==> flow/design.v <==
module pwm_hw(
input clk,      			 
input reset,  			     
input red,                   
input green,                 
input blue,                  
output [19:0] Red_High_HW,   
output [19:0] Red_Low_HW,    
output [19:0] Green_High_HW, 
output [19:0] Green_Low_HW,  
output [19:0] Blue_High_HW,  
output [19:0] Blue_Low_HW    
             );
HW_PWM Red(.clk(clk),.reset(reset),.Colour_input(red),.High_Count(Red_High_HW),.Low_Count(Red_Low_HW));           
HW_PWM Green(.clk(clk),.reset(reset),.Colour_input(green),.High_Count(Green_High_HW), .Low_Count(Green_Low_HW));  
HW_PWM Blue(.clk(clk),.reset(reset),.Colour_input(blue),.High_Count(Blue_High_HW), .Low_Count(Blue_Low_HW));      
endmodule
module HW_PWM(
input clk,                     
input reset,                   
input Colour_input,            
output reg [19:0] High_Count,  
output reg [19:0] Low_Count    
            );
reg PrevPwm;                   
reg [19:0]Count;               
always@(posedge clk)
begin
if (!reset)                    
    begin
	Count<=20'b0;
	High_Count<=20'b0;
	Low_Count<=20'b0;          
	PrevPwm<=1'b0;
	end
else if(Colour_input==1)       
   begin
	if(PrevPwm!=Colour_input)  
		begin
 		Low_Count<=Count;      
		PrevPwm<=1'b1;         
		Count<=20'b0;          
		end
	else
		begin                  
		Count<=Count+1'b1;     
		end
  end
else if(Colour_input==0)       
	begin
	if(PrevPwm!=Colour_input)  
		begin
		High_Count<=Count;     
		PrevPwm<=Colour_input; 
		Count<=20'b0;          
		end
else
     begin                     
     Count<=Count+1'b1;        
     end     
end
end			
endmodule			
* Step by step through the tools: pwm_hw
The steps from the RTL of pwm_hw to its reports follow in flow order. Line numbers count from 1 in the design file above. Library cell names are shortened. Not given: n/a
Inputs: top module pwm_hw, clock clk, cell library sky130hd, timing corner tt_025C_1v80

* Word-level counts
Source: Yosys, flattened and elaborated, memories not mapped. Widths are those after wreduce. Registers that Yosys merges into a memory's read port (data or address) are not register bits. Print and check cells do not count. Equal cells are merged and count once.
Storage and ports: register bits 183, input port bits 5, output and inout bits 120, cells after elaboration 40
Operators by class: add/sub/neg operators 3, equal/unequal tests 3, muxes and demuxes 9, bitwise gates (word level) 4, reductions and logical operators 9
Operator list (number):
- 20-bit by 1-bit adder with 20-bit output (second input constant) | 3
- 2-bit AND reduction | 6
- 1-bit 2-to-1 mux | 9
- 2-bit OR reduction | 3
- 1-bit inverter | 4
- 1-bit inequality test | 3

* Longest topological paths
Yosys ltp: most cells in a row. Word level: on the elaborated netlist, between registers, memories and ports. Mapped: between sequential cells and ports; inverters and the memories' decode and read muxes count.
Logic depth: word-level depth 3, ABC_AREA 0, depth in mapped cells 6, gate-level depth less buffers 5

* After synthesis
Source: synth_stat.txt of the flow (Yosys; design flattened, memories mapped). It holds for the ABC_AREA given above (unset counts as 0); a run with the other value may have another netlist. Totals and module areas in this step are rounded.
Cells by type:
- dfxtp_1 | number 183, area in all 3.66E+03 µm²
- mux2i_1 | number 125, area in all 1251.2 µm²
- nor2b_1 | number 123, area in all 769.488 µm²
- xnor2_1 | number 23, area in all 201.443 µm²
- nor2_1 | number 43, area in all 161.405 µm²
- nand3_1 | number 27, area in all 135.13 µm²
- clkbuf_1 | number 34, area in all 127.622 µm²
- xor2_1 | number 13, area in all 113.859 µm²
- ha_1 | number 9, area in all 112.608 µm²
- nand4_1 | number 14, area in all 87.584 µm²
- or3_1 | number 12, area in all 75.072 µm²
- a21oi_1 | number 13, area in all 65.062 µm²
- and3_1 | number 9, area in all 56.304 µm²
- o21ai_0 | number 11, area in all 55.053 µm²
- nor3_1 | number 10, area in all 50.048 µm²
- nand2_1 | number 12, area in all 45.043 µm²
- nor4_1 | number 7, area in all 43.792 µm²
- inv_1 | number 11, area in all 41.29 µm²
Not listed: further types 15, cells in them 24.
Mapped netlist: cells in the netlist 703, chip area (Yosys) 7260 µm², sequential part of the area 3660 µm², mapped flip-flops 183, buffer cells 39
By module: a second synthesis without flattening, with its own total; a netlist apart from the flattened one above.
Second synthesis, totals: cells (unflattened synthesis) 705, area total of the unflattened synthesis 7320 µm²
Rows give one instance, submodules left out.
By module:
- HW_PWM | instances 3, cells 235, area 2440 µm², seq. area 1220 µm²
- pwm_hw | instances 1, cells 0, area 0.0 µm², seq. area 0.0 µm²

* Timing after synthesis
OpenSTA on the mapped netlist: ideal clock, no wires. The path of least setup slack (recovery checks aside). Input and output delay are each 20% of the period. Register names are those of the netlist, which keeps one name where synthesis merged equal registers.
Path after synthesis: kind input port to flip-flop, start input port green, end register Green.Count[14], clock period 2.0 ns, external input delay 0.400 ns, library setup time 0.059 ns, launch time at the first pin 0.400 ns, arrival 1.698 ns, data required time 1.941 ns, slack 0.243 ns, path delay 1.357 ns, stages 6, buffers on the path 1, synthesis period reached 1.757 ns
"path delay" is the arrival time less input delay plus setup time. "stages" counts driving pins, that of a launching flip-flop among them; a cell with two outputs on the path counts twice. "synthesis period reached" is the clock period less the worst setup slack; recovery checks do not enter. This is arithmetic on one report: input and output delays are still those of the set period (20% each). The rows between start and end are the longest chain of elaborated cells between them; the timing report does not say that the signal goes this way. Where chains are equally long, one stands for them. Each line given opens the expression or statement behind the cell; cells for indexed reads and writes are added by Yosys, which also makes memories of some case tables. At most two assigning lines are given for a register; there are more.
Between the ends, after synthesis: cell sequence inv_1 -> ha_1 -> clkbuf_1 -> nand2_1 -> or4_1 -> nand2_1, cells in the longest elaborated chain 2, elaborated cells between the ends (all ways) 2, those cells by class 1 x eq/ne; 1 x reduce/logical
Ends and longest elaborated chain, after synthesis:
- start: declaration | RTL line 5 | input green,
- 1-bit inequality test | RTL line 38 | if(PrevPwm!=Colour_input)
- 2-bit OR reduction
- end: assignment | RTL line 46 | Count<=Count+1'b1;
- end: assignment | RTL line 59 | Count<=Count+1'b1;
- end: declaration | RTL line 26 | reg [19:0]Count;

* Path in the finished layout
From the final timing report of record 2: the path of least setup slack in the routed layout; clock arrival at registers is part of the times.
Path after layout: kind flip-flop to flip-flop, start register Red.Count[8], end register Red.Count[19], clock period 2.41 ns, library setup time 0.07 ns, launch time at the first pin 0.42 ns, arrival 2.22 ns, data required time 2.76 ns, slack 0.54 ns, stages 5, buffers on the path 0
The rows between start and end are the longest chain of elaborated cells between them; the timing report does not say that the signal goes this way. Where chains are equally long, one stands for them. At most two assigning lines are given for a register; there are more.
Between the ends, after layout: cell sequence dfxtp_1 -> nand4_2 -> or4_4 -> or3_1 -> a21oi_1, cells in the longest elaborated chain 1, elaborated cells between the ends (all ways) 1, those cells by class 1 x add/sub
Ends and longest elaborated chain, after layout:
- start: declaration | RTL line 26 | reg [19:0]Count;
- start: assignment | RTL line 46 | Count<=Count+1'b1;
- start: assignment | RTL line 59 | Count<=Count+1'b1;
- 20-bit by 1-bit adder with 20-bit output | RTL line 46
- end: assignment | RTL line 46
- end: assignment | RTL line 59
- end: declaration | RTL line 26

Memo
Re: implementation data of pwm_hw

6 stored runs of pwm_hw in the flow (synthesis by Yosys, layout by OpenROAD, sky130hd cells), in arbitrary order. Constraints: input delay and output delay 20% of the set period each, output load 0.01 pF.
"clock period reached" is the run's clock period less its worst setup slack. It is reckoned from that one timing run; input and output delays stay at 20% of the period that was set.
"time of the worst setup path" is the time allowed to the run's worst setup path (the clock period less input and output delay, where it has them) less its slack. Clock arrival times count: a late capture clock shortens it, a late launch clock lengthens it.
Values from the reports are rounded here.

* Record 1 | settings: CAP_MARGIN 30; CELL_PAD_IN_SITES_DETAIL_PLACEMENT 2; CELL_PAD_IN_SITES_GLOBAL_PLACEMENT 1; CORE_UTILIZATION 46; CTS_CLUSTER_SIZE 34; GPL_ROUTABILITY_DRIVEN 0; HOLD_SLACK_MARGIN 0.07; MAX_ROUTING_LAYER met5; PLACE_DENSITY 0.47; period_ns 2.07; CORE_MARGIN 2; SLEW_MARGIN 20 | unfinished; error DPL-0033 in clock tree synthesis
* Record 2 | settings: CORE_UTILIZATION 40; CTS_CLUSTER_SIZE 34; MAX_ROUTING_LAYER met4; PLACE_DENSITY 0.6; period_ns 2.41; CAP_MARGIN 20; CORE_MARGIN 2; SLEW_MARGIN 20 | results: time of the worst setup path 1.87 ns; critical path kind flip-flop to flip-flop; synthesis area 7,260 µm²; smallest setup slack 0.538 ns; clock period reached 1.872 ns; area of the standard cells in the finished layout 9,360 µm²; final setup TNS 0.000 ns; die footprint 19,200 µm²
* Record 3 | settings: CAP_MARGIN 5; CORE_MARGIN 7; CORE_UTILIZATION 62; CTS_CLUSTER_SIZE 22; GPL_TIMING_DRIVEN 0; MAX_ROUTING_LAYER met4; TNS_END_PERCENT 85; period_ns 2.0; SLEW_MARGIN 20 | results: time of the worst setup path 1.56 ns; critical path kind input port to flip-flop; synthesis area 7,260 µm²; smallest setup slack 0.042 ns; clock period reached 1.958 ns; area of the standard cells in the finished layout 9,300 µm²; final setup TNS 0.000 ns; die footprint 14,900 µm²
* Record 4 | settings: CAP_MARGIN 5; CORE_ASPECT_RATIO 0.51; CORE_MARGIN 9; CORE_UTILIZATION 38; CTS_CLUSTER_SIZE 22; GPL_ROUTABILITY_DRIVEN 0; GPL_TIMING_DRIVEN 1; HOLD_SLACK_MARGIN -0.06; MAX_ROUTING_LAYER met5; MIN_ROUTING_LAYER met2; PLACE_DENSITY_LB_ADDON 0.0; SETUP_SLACK_MARGIN 0.07; TNS_END_PERCENT 75; period_ns 2.0; SLEW_MARGIN 20 | results: time of the worst setup path 1.38 ns; critical path kind flip-flop to output port; synthesis area 7,260 µm²; smallest setup slack 0.222 ns; clock period reached 1.778 ns; area of the standard cells in the finished layout 9,570 µm²; final setup TNS 0.000 ns; die footprint 24,700 µm²
* Record 5 | settings: CORE_UTILIZATION 40; PLACE_DENSITY 0.6; period_ns 2.0; CAP_MARGIN 20; CORE_MARGIN 2; SLEW_MARGIN 20 | results: time of the worst setup path 1.75 ns; critical path kind flip-flop to flip-flop; synthesis area 7,260 µm²; smallest setup slack 0.246 ns; clock period reached 1.754 ns; area of the standard cells in the finished layout 9,540 µm²; final setup TNS 0.000 ns; die footprint 19,200 µm²
* Record 6 | settings: CAP_MARGIN 10; CELL_PAD_IN_SITES_DETAIL_PLACEMENT 2; CELL_PAD_IN_SITES_GLOBAL_PLACEMENT 1; CORE_UTILIZATION 46; CTS_CLUSTER_SIZE 34; GPL_ROUTABILITY_DRIVEN 0; HOLD_SLACK_MARGIN 0.07; MAX_ROUTING_LAYER met5; PLACE_DENSITY_LB_ADDON 0.09; SETUP_SLACK_MARGIN 0.08; period_ns 2.07; CORE_MARGIN 2; SLEW_MARGIN 20 | unfinished; error DPL-0033 in clock tree synthesis
